==> flow/design.v <==
module debounc_1 (
	clk,
	n_rst,
	din,
	dout
);
parameter T_20MS = 15'd20_000;  
input clk;
input n_rst;
input din;
output dout;
reg [14:0] cnt;
wire cnt_restart;
reg din_d1;
always @(posedge clk or negedge n_rst)
	if(!n_rst) begin
		din_d1 <= 1'b0;
	end
	else begin
		din_d1 <= din;
	end
assign cnt_restart = (din != din_d1)? 1'b1 : 1'b0;
always @(posedge clk or negedge n_rst)
	if(!n_rst) begin
		cnt <= 15'h0000;
	end
	else begin
		cnt <= (cnt_restart == 1'b1)? T_20MS :
			   (cnt > 15'h0000)? cnt - 15'h0001 : cnt;
	end
reg dout_rdy;
always @(posedge clk or negedge n_rst)
	if(!n_rst) begin
		dout_rdy <= 1'b0;
	end
	else begin
		dout_rdy <= ((cnt == 15'h0000) && (cnt_restart == 1'b0))? din : dout_rdy;
	end	
assign dout = dout_rdy;
endmodule
module debounc_2 (
	clk,
	n_rst,
	din,
	dout
);
parameter T_20MS = 15'd20_000;  
input clk;
input n_rst;
input din;
output dout;
reg [14:0] cnt;
wire cnt_restart;
reg din_d1;
always @(posedge clk or negedge n_rst)
	if(!n_rst) begin
		din_d1 <= 1'b0;
	end
	else begin
		din_d1 <= din;
	end
assign cnt_restart = (din != din_d1)? 1'b1 : 1'b0;
always @(posedge clk or negedge n_rst)
	if(!n_rst) begin
		cnt <= 15'h0000;
	end
	else begin
		 cnt <= ((cnt_restart == 1'b1) && (cnt == 15'h0000))? T_20MS :
            (cnt > 15'h0000)? cnt - 15'h0001 : cnt;
	end
reg dout_rdy;
always @(posedge clk or negedge n_rst)
   if(!n_rst) begin
      dout_rdy <= 1'b0;
   end
   else begin
      dout_rdy <= (cnt == T_20MS)? din_d1 : dout_rdy;
   end   assign dout = dout_rdy;
endmodule
module debounc_3 (
	clk,
	n_rst,
	din,
	dout
);
parameter T_20MS = 15'd20_000;  
input clk;
input n_rst;
input din;
output dout;
reg [14:0] cnt;
wire cnt_restart;
reg din_d1;
always @(posedge clk or negedge n_rst)
	if(!n_rst) begin
		din_d1 <= 1'b0;
	end
	else begin
		din_d1 <= din;
	end
assign cnt_restart = (din != din_d1)? 1'b1 : 1'b0;
always @(posedge clk or negedge n_rst)
	if(!n_rst) begin
		cnt <= 15'h0000;
	end
	else begin
		 cnt <= ((cnt_restart == 1'b1) && (cnt == 15'h0000))? T_20MS :
            (cnt > 15'h0000)? cnt - 15'h0001 : cnt;
	end
reg dout_rdy;
always @(posedge clk or negedge n_rst)
	if(!n_rst) begin
		dout_rdy <= 1'b0;
	end
	else begin
		dout_rdy <= ((cnt == 15'h0000) && (cnt_restart == 1'b0))? din : dout_rdy;
	end	
assign dout = dout_rdy;
endmodule
module edge_det_p(
    clk,
    n_rst,
    b0,
    b0_on
);
input clk;
input n_rst;
input b0;
output b0_on;
reg b0_d1;
reg b0_d2;
wire b0_on;
always @(posedge clk or negedge n_rst)  
if(!n_rst) begin
    b0_d1 <= 1'b0;
    b0_d2 <= 1'b0;
end
else begin
    b0_d1 <= b0;
    b0_d2 <= b0_d1;
end
assign b0_on = (b0_d1 && !b0_d2) ? 1'b1 : 1'b0;  
endmodule
module led(
  clk,
  n_rst,
  din,
  dout
  );
input clk;
input n_rst;
input din;
output reg dout;
parameter T_1S = 20'd1_000_000; 
reg [19:0] counter; 
reg din_prev; 
always @(posedge clk or negedge n_rst) begin
  if (!n_rst) begin
    counter <= 0;
    dout <= 0;
    din_prev <= 0;
  end 
  else begin
    if (din != din_prev) begin
      counter <= 0;  
      dout <= 1;  
    end 
    else if (counter >= T_1S) begin
      dout <= 0;
      counter <= counter;  
    end 
    else begin
      counter <= counter + 1;  
    end
    din_prev <= din;  
  end
end
endmodule
module doorlock_hdl(
  clk,
  n_rst,
  bt,
  btstar,
  led
);
input clk;
input n_rst;
input [9:0] bt;
input btstar;
output led;
parameter S_IDLE = 3'h0;
parameter S_FIRST = 3'h1;
parameter S_SEC = 3'h2;
parameter S_LAST = 3'h3;
parameter S_OPEN = 3'h4;
parameter S_FAKE = 3'h5;
wire bt_any;
reg [2:0] c_state, n_state;
always @(posedge clk or negedge n_rst)
  if(!n_rst) begin
    c_state <= S_IDLE;
  end
  else begin
    c_state <= n_state;
  end
assign bt_any = (bt == 10'h000)? 1'b0 : 1'b1;
always @(c_state or bt or btstar or bt_any)
  case (c_state)
    S_IDLE : begin
      n_state = (bt[1] == 1'b1)? S_FIRST : c_state;
    end
    S_FIRST : begin
      n_state = (bt[2] == 1'b1)? S_SEC : ((btstar == 1'b1) || (bt_any == 1'b1))? S_IDLE : c_state;
    end
    S_SEC : begin
      n_state = (bt[7] == 1'b1)? S_LAST : (btstar == 1'b1) ? S_IDLE : (bt_any == 1'b1) ? S_FAKE : c_state;
    end
    S_LAST : begin
      n_state = (btstar == 1'b1)? S_OPEN : (bt[7] == 1'b1) ? c_state : (bt_any == 1'b1)? S_FAKE : c_state;
    end
    S_OPEN : begin
      n_state = S_IDLE;
    end
    S_FAKE : begin
      n_state = (bt[7] == 1'b1) ? S_LAST : (btstar == 1'b1) ? S_IDLE : c_state;
    end
    default : begin
      n_state = S_IDLE;
    end
  endcase
assign led = (c_state == S_OPEN)? 1'b1 : 1'b0;
endmodule
module bd_if(
  clk,
  n_rst,
  bt_i,
  btstar_i,
  led_i,
  bt_o,
  btstar_o,
  led_o
  );
parameter T_1S = 20'd1_000_000;
parameter T_20MS = 15'd20_000;
input clk;
input n_rst;
input [9:0] bt_i;
input btstar_i;
input led_i;
output [9:0] bt_o;
output btstar_o;
output led_o;
wire [9:0] dwire;
debounc_1 #(.T_20MS(T_20MS)) u_debounc0(
  .clk(clk),
  .n_rst(n_rst),
  .din(bt_i[0]),
  .dout(dwire[0])
);
edge_det_p u_edgedet_p0 (
  .clk(clk),
  .n_rst(n_rst),
  .b0(dwire[0]),
  .b0_on(bt_o[0])
  );
debounc_1 #(.T_20MS(T_20MS)) u_debounc1(
  .clk(clk),
  .n_rst(n_rst),
  .din(bt_i[1]),
  .dout(dwire[1])
);
edge_det_p u_edgedet_p1 (
  .clk(clk),
  .n_rst(n_rst),
  .b0(dwire[1]),
  .b0_on(bt_o[1])
  );
debounc_2 #(.T_20MS(T_20MS)) u_debounc2(
  .clk(clk),
  .n_rst(n_rst),
  .din(bt_i[2]),
  .dout(dwire[2])
);
edge_det_p u_edgedet_p2 (
  .clk(clk),
  .n_rst(n_rst),
  .b0(dwire[2]),
  .b0_on(bt_o[2])
  );
debounc_2 #(.T_20MS(T_20MS)) u_debounc3(
  .clk(clk),
  .n_rst(n_rst),
  .din(bt_i[3]),
  .dout(dwire[3])
);
edge_det_p u_edgedet_p3 (
  .clk(clk),
  .n_rst(n_rst),
  .b0(dwire[3]),
  .b0_on(bt_o[3])
  );
debounc_2 #(.T_20MS(T_20MS)) u_debounc4(
  .clk(clk),
  .n_rst(n_rst),
  .din(bt_i[4]),
  .dout(dwire[4])
);
edge_det_p u_edgedet_p4 (
  .clk(clk),
  .n_rst(n_rst),
  .b0(dwire[4]),
  .b0_on(bt_o[4])
  );
debounc_2 #(.T_20MS(T_20MS)) u_debounc5(
  .clk(clk),
  .n_rst(n_rst),
  .din(bt_i[5]),
  .dout(dwire[5])
);
edge_det_p u_edgedet_p5 (
  .clk(clk),
  .n_rst(n_rst),
  .b0(dwire[5]),
  .b0_on(bt_o[5])
  );
debounc_3 #(.T_20MS(T_20MS)) u_debounc6(
  .clk(clk),
  .n_rst(n_rst),
  .din(bt_i[6]),
  .dout(dwire[6])
);
edge_det_p u_edgedet_p6 (
  .clk(clk),
  .n_rst(n_rst),
  .b0(dwire[6]),
  .b0_on(bt_o[6])
  );
debounc_3 #(.T_20MS(T_20MS)) u_debounc7(
  .clk(clk),
  .n_rst(n_rst),
  .din(bt_i[7]),
  .dout(dwire[7])
);
edge_det_p u_edgedet_p7(
  .clk(clk),
  .n_rst(n_rst),
  .b0(dwire[7]),
  .b0_on(bt_o[7])
  );
debounc_3 #(.T_20MS(T_20MS)) u_debounc8(
  .clk(clk),
  .n_rst(n_rst),
  .din(bt_i[8]),
  .dout(dwire[8])
);
edge_det_p u_edgedet_p8 (
  .clk(clk),
  .n_rst(n_rst),
  .b0(dwire[8]),
  .b0_on(bt_o[8])
  );
debounc_3 #(.T_20MS(T_20MS)) u_debounc9(
  .clk(clk),
  .n_rst(n_rst),
  .din(bt_i[9]),
  .dout(dwire[9])
);
edge_det_p u_edgedet_p9 (
  .clk(clk),
  .n_rst(n_rst),
  .b0(dwire[9]),
  .b0_on(bt_o[9])
  );
edge_det_p u_edgedet_pstar (
  .clk(clk),
  .n_rst(n_rst),
  .b0(~btstar_i),
  .b0_on(btstar_o)
  );
led #(.T_1S(T_1S)) u_led(
  .clk(clk),
  .n_rst(n_rst),
  .din(led_i),
  .dout(led_o)
);
endmodule
module top(
	clk,
	n_rst,
	bt,
	btstar,
	led
);
parameter T_1S = 20'd1_000_000;  
parameter T_20MS = 15'd20_000;  
input clk;
input n_rst;
input [9:0] bt;
input btstar;
output led;
wire [9:0] bt_w;
wire btstar_w;
wire led_w;
bd_if #(
	.T_1S(T_1S),
	.T_20MS(T_20MS)
) u_bd_if(
    .clk(clk),
    .n_rst(n_rst),
    .bt_i(bt),
    .btstar_i(btstar),
    .led_i(led_w),
    .bt_o(bt_w),
    .btstar_o(btstar_w),
    .led_o(led)
);
doorlock_hdl u_doorlock(
    .clk(clk),
    .n_rst(n_rst),
    .bt(bt_w),
    .btstar(btstar_w),
    .led(led_w)
);
endmodule
# Reports on top
# Tool output for the design above before and after an edit, in the order of the flow.
# Lines under "before" count in the file above, lines under "after" in the edited file.
# "delta": "after" minus "before" as printed here. "rel_change_pct": 100 x difference / "before".
# Cell names lack the library's common part.
# Not given: n/a
# design
design	top
clock	clk
cell_library	sky130hd
lib_corner	tt_025C_1v80

# Edit of the RTL
# Unified diff, file above to edited file.
# This change comes from a script, not from a designer. No optimisation was intended, and the edited design may behave differently.
# begin of diff
@@ -27,5 +27,5 @@
 	else begin
 		cnt <= (cnt_restart == 1'b1)? T_20MS :
-			   (cnt > 15'h0000)? cnt - 15'h0001 : cnt;
+			   (cnt > 15'h0000)? cnt + 15'h0001 : cnt;
 	end
 reg dout_rdy;
# end of diff

# Elaborated design
# Yosys after proc, flatten, opt, wreduce and memory -nomap, before mapping. Memory bits, and registers merged into a memory's read port (data or address), are not among the register bits. Print and check cells are not counted. Equal cells are merged and count once.
# word_totals
element	before	after	delta	rel_change_pct
ff_bits	217	217	0	0.00
input_bits	13	13	0	0.00
out_inout_bits	1	1	0	0.00
word_cells	229	229	0	0.00
# classes
element	before	after	delta	rel_change_pct
addsub	11	11	0	0.00
cmp	11	11	0	0.00
n_eq	25	25	0	0.00
muxes	58	58	0	0.00
bitwise	7	7	0	0.00
reduce_logical	61	61	0	0.00
# op_table
op	before	after	delta	rel_change_pct
15-bit by 1-bit subtractor with 15-bit output (second input constant)	10	8	-2	-20.00
15-bit by 1-bit adder with 15-bit output (second input constant)	0	2	2	n/a
1-bit logical AND	25	25	0	0.00
1-bit 2-to-1 mux	25	25	0	0.00
15-bit 2-to-1 mux	20	20	0	0.00
1-bit logical NOT	11	11	0	0.00
1-bit inequality test	11	11	0	0.00
2-bit nonzero test	11	11	0	0.00
15-bit by 1-bit greater-than comparator with 1-bit output (second input constant)	10	10	0	0.00
15-bit logical NOT	10	10	0	0.00
3-bit 2-to-1 mux	10	10	0	0.00
1-bit inverter	7	7	0	0.00
15-bit == test (second input constant)	4	4	0	0.00
3-bit by 2-bit == test with 1-bit output (second input constant)	2	2	0	0.00
3-bit == test (second input constant)	2	2	0	0.00
20-bit 2-to-1 mux	2	2	0	0.00
2-bit inequality test (second input constant)	2	2	0	0.00
3-bit inequality test (second input constant)	2	2	0	0.00
20-bit by 1-bit adder with 20-bit output (second input constant)	1	1	0	0.00
3-bit by 1-bit == test with 1-bit output (second input constant)	1	1	0	0.00
20-bit greater-or-equal comparator (second input constant)	1	1	0	0.00
10-bit logical NOT	1	1	0	0.00
3-bit logical NOT	1	1	0	0.00
1-bit logical OR	1	1	0	0.00
3-bit by 2-bit inequality test with 1-bit output (second input constant)	1	1	0	0.00
3-bit case mux with 5-bit select	1	1	0	0.00
4-bit AND reduction	1	1	0	0.00

# Longest topological paths
# Longest topological path by Yosys (ltp), each cell counted once; first at word level (registers and memories cut), then after technology mapping (sequential cells cut; the memories' decode and read muxes count).
# depth
element	before	after	delta	rel_change_pct
depth_word	9	9	0	0.00
ABC_AREA	0	0	n/a	n/a
depth_mapped	8	8	0	0.00

# After synthesis
# Source: synth_stat.txt of the flow (Yosys; design flattened, memories mapped). It holds for the ABC_AREA given above (unset counts as 0); a run with the other value may have another netlist.
# mapped
element	before	after	delta	rel_change_pct
stdcells	1032	1020	-12	-1.16
mapped_area_mm2	0.0103649	0.0103624	-0.0000025	-0.02
seqArea_mm2	0.0055065	0.0055065	0.0000000	0.00
ffs	220	220	0	0.00
buf_cells	9	12	3	33.33
# types
type	before	after	delta	rel_change_pct
or3_1	11	25	14	127.27
nor2_1	113	104	-9	-7.96
xor2_1	37	45	8	21.62
o31ai_1	11	3	-8	-72.73
xnor2_1	54	47	-7	-12.96
nand3_1	43	36	-7	-16.28
or4_1	17	10	-7	-41.18
and3_1	9	16	7	77.78
nor3_1	49	55	6	12.24
nor3b_1	9	3	-6	-66.67
inv_1	48	43	-5	-10.42
a21o_1	10	14	4	40.00
nand2_1	92	89	-3	-3.26
a21oi_1	52	49	-3	-5.77
o21ai_0	49	46	-3	-6.12
mux2i_1	12	9	-3	-25.00
nand2b_1	12	15	3	25.00
mux2_2	8	11	3	37.50
# Not every row of either side is listed.
# The figures by module come from a second, unflattened synthesis with its own total; it is not the netlist above.
# unflattened
element	before	after	delta	rel_change_pct
hier_cells	1054	1034	-20	-1.90
hier_area_mm2	0.0113984	0.0111657	-0.0002327	-2.04
# Each row is one instance without its submodules.
# modules_before
mod	instances	cells	mod_area_mm2
debounc_2 #(T_20MS=20000)	4	82	0.0009134
debounc_3 #(T_20MS=20000)	4	84	0.0008934
debounc_1 #(T_20MS=20000)	2	100	0.0009884
led #(T_1S=1000000)	1	130	0.0011911
edge_det_p	11	3	0.0000638
doorlock_hdl	1	26	0.0002978
bd_if #(T_1S=1000000, T_20MS=20000)	1	1	0.0000038
top	1	0	0
# modules_after
mod	instances	cells	mod_area_mm2
debounc_2 #(T_20MS=20000)	4	82	0.0009134
debounc_3 #(T_20MS=20000)	4	84	0.0008934
debounc_1 #(T_20MS=20000)	2	90	0.0008721
led #(T_1S=1000000)	1	130	0.0011911
edge_det_p	11	3	0.0000638
doorlock_hdl	1	26	0.0002978
bd_if #(T_1S=1000000, T_20MS=20000)	1	1	0.0000038
top	1	0	0

# Worst setup path after synthesis
# Source: OpenSTA report_checks on the synthesized netlist (no wires, ideal clock, input and output delay 20% of the period each), path of least setup slack; recovery checks are left aside. Register names are those of the netlist, which keeps one name where synthesis merged equal registers.
# synth_path
element	before	after	delta	rel_change_pct
path_kind	in2reg	in2reg	n/a	n/a
startpoint	input bt[3]	input bt[2]	n/a	n/a
endpoint	register u_bd_if.u_debounc3.cnt[10]	register u_bd_if.u_debounc2.cnt[9]	n/a	n/a
tclk_ps	10000	10000	0	0.00
input_delay_ps	2000	2000	0	0.00
setup_ps	125	137	12	n/a
launch_ps	2000	2000	0	0.00
arrival_ps	2868	2841	-27	-0.94
required_time_ps	9875	9863	-12	-0.12
setup_slack_ps	7007	7022	15	n/a
delay_ps	993	978	-15	-1.51
driving_pins	4	5	1	25.00
n_path_buf	0	0	0	n/a
period_less_setup_slack_ps	2993	2978	-15	-0.50
# "delay_ps" = arrival - input delay + setup time.
# "driving_pins": output pins that drive a net of the path, with the launching flip-flop's if there is one; two outputs of one cell count as two.
# "period_less_setup_slack_ps" = period - worst setup slack (recovery checks aside). The figure is calculated, with input and output delays left at 20% of the set period.
# Between the ends stands the longest chain of elaborated cells between them, by number of cells; it is not shown to be the way that was timed. Of several equally long chains one is given.
# Each line given opens the expression or statement behind the cell; cells for indexed reads and writes are added by Yosys, which also makes memories of some case tables.
# synth_via_before
path_cell_list	xor2_1 > nor4b_1 > nor2_1 > mux2_2
elab_chain_len	4
# synth_rtl_before
element	line	source
from (decl)	398	input [9:0] bt;
1-bit inequality test	62	assign cnt_restart = (din != din_d1)? 1'b1 : 1'b0;
1-bit 2-to-1 mux	62
1-bit logical AND	68	cnt <= ((cnt_restart == 1'b1) && (cnt == 15'h0000))? T_20MS :
15-bit 2-to-1 mux	68
to (assign)	65	cnt <= 15'h0000;
to (assign)	68
to (decl)	52	reg [14:0] cnt;
# synth_via_after
path_cell_list	xnor2_1 > inv_1 > or3_1 > a31oi_1 > a31oi_1
elab_chain_len	4
# synth_rtl_after
element	line	source
from (decl)	398	input [9:0] bt;
1-bit inequality test	62	assign cnt_restart = (din != din_d1)? 1'b1 : 1'b0;
1-bit 2-to-1 mux	62
1-bit logical AND	68	cnt <= ((cnt_restart == 1'b1) && (cnt == 15'h0000))? T_20MS :
15-bit 2-to-1 mux	68
to (assign)	65	cnt <= 15'h0000;
to (assign)	68
to (decl)	52	reg [14:0] cnt;

# Path in the finished layout
# Path of least setup slack in the final report of each run of pair A (OpenROAD, finished layout, wires in). Where an end is a register, its clock arrival counts in the times.
# The report prints the path's times to 10 ps; the period is as set.
# layout_path
element	before	after	delta	rel_change_pct
path_kind	reg2reg	reg2reg	n/a	n/a
startpoint	register u_bd_if.u_debounc2.cnt[0]	register u_bd_if.u_debounc3.cnt[0]	n/a	n/a
endpoint	register u_bd_if.u_debounc2.cnt[2]	register u_bd_if.u_debounc3.cnt[5]	n/a	n/a
tclk_ps	3440	3440	0	0.00
setup_ps	110	100	-10	n/a
launch_ps	510	510	0	0.00
arrival_ps	3200	2840	-360	-11.25
required_time_ps	3840	3850	10	0.26
setup_slack_ps	640	1020	380	n/a
driving_pins	8	8	0	0.00
n_path_buf	0	0	0	n/a
# Between the ends stands the longest chain of elaborated cells between them, by number of cells; it is not shown to be the way that was timed. Of several equally long chains one is given.
# layout_via_before
path_cell_list	dfrtp_1 > inv_1 > ha_1 > or4b_2 > or2_2 > nor4_4 > nor2_1 > mux2_2
elab_chain_len	3
# layout_rtl_before
element	line	source
from (decl)	52	reg [14:0] cnt;
from (assign)	65	cnt <= 15'h0000;
from (assign)	68	cnt <= ((cnt_restart == 1'b1) && (cnt == 15'h0000))? T_20MS :
15-bit by 1-bit subtractor with 15-bit output	69	(cnt > 15'h0000)? cnt - 15'h0001 : cnt;
15-bit 2-to-1 mux	69
15-bit 2-to-1 mux	68
to (assign)	65
to (assign)	68
to (decl)	52
# layout_via_after
path_cell_list	dfrtp_1 > inv_1 > ha_1 > or4b_2 > nor4_4 > and2_1 > a211oi_1 > a311oi_1
elab_chain_len	3
# layout_rtl_after
element	line	source
from (decl)	52	reg [14:0] cnt;
from (assign)	65	cnt <= 15'h0000;
from (assign)	68	cnt <= ((cnt_restart == 1'b1) && (cnt == 15'h0000))? T_20MS :
15-bit by 1-bit subtractor with 15-bit output	69	(cnt > 15'h0000)? cnt - 15'h0001 : cnt;
15-bit 2-to-1 mux	69
15-bit 2-to-1 mux	68
to (assign)	65
to (assign)	68
to (decl)	52

# Measured runs
# Both versions went through the flow (Yosys, OpenROAD) with the same settings in each pair. Constraints: input delay and output delay 20% of the set period each, output load 0.01 pF.
# flow_settings_pair_A
period_ns	3.44
CAP_MARGIN	20
CORE_MARGIN	2
CORE_UTILIZATION	40
SLEW_MARGIN	20
# measured_pair_A
element	before	after	delta	rel_change_pct
yosys_chip_area_mm2	0.0103649	0.0103624	-0.0000025	-0.02
total_die_area_mm2	0.0272168	0.0272102	-0.0000066	-0.02
final_cell_area_mm2	0.0118451	0.0118826	0.0000375	0.32
finish.utilization_pct	46.8	46.9	0.1	n/a
worstSetupSlack_ps	640	1017	377	n/a
setupTns_ps	0	0	0	n/a
fin_power_w	0.006226	0.007273	0.001047	16.82
achieved_clock_period_ps	2800	2423	-377	-13.46
# flow_settings_pair_B
CAP_MARGIN	30
CELL_PAD_IN_SITES_GLOBAL_PLACEMENT	0
CORE_MARGIN	9
CORE_UTILIZATION	34
CTS_CLUSTER_DIAMETER	332
CTS_CLUSTER_SIZE	62
GPL_TIMING_DRIVEN	1
HOLD_SLACK_MARGIN	0.04
MAX_ROUTING_LAYER	met5
MIN_ROUTING_LAYER	met1
PLACE_DENSITY	0.4
SETUP_SLACK_MARGIN	0.61
period_ns	2.27
SLEW_MARGIN	20
# measured_pair_B
element	before	after	delta	rel_change_pct
yosys_chip_area_mm2	0.0103649	0.0103624	-0.0000025	-0.02
total_die_area_mm2	0.0370948	0.0370871	-0.0000077	-0.02
final_cell_area_mm2	0.0146803	0.0139772	-0.0007031	-4.79
finish.utilization_pct	49.1	46.8	-2.3	n/a
worstSetupSlack_ps	-144	228	372	n/a
setupTns_ps	-864	0	864	n/a
fin_power_w	0.007621	0.009616	0.001995	26.18
achieved_clock_period_ps	2414	2042	-372	-15.41
# "achieved_clock_period_ps": clock period set for the run, less the worst setup slack. It is reckoned from that one timing run; input and output delays stay at 20% of the period that was set.
# By "fin_power_w" is meant OpenSTA's value without simulated activity: inputs other than the clock are taken to toggle once in ten clock periods, and the tool carries that through the logic.
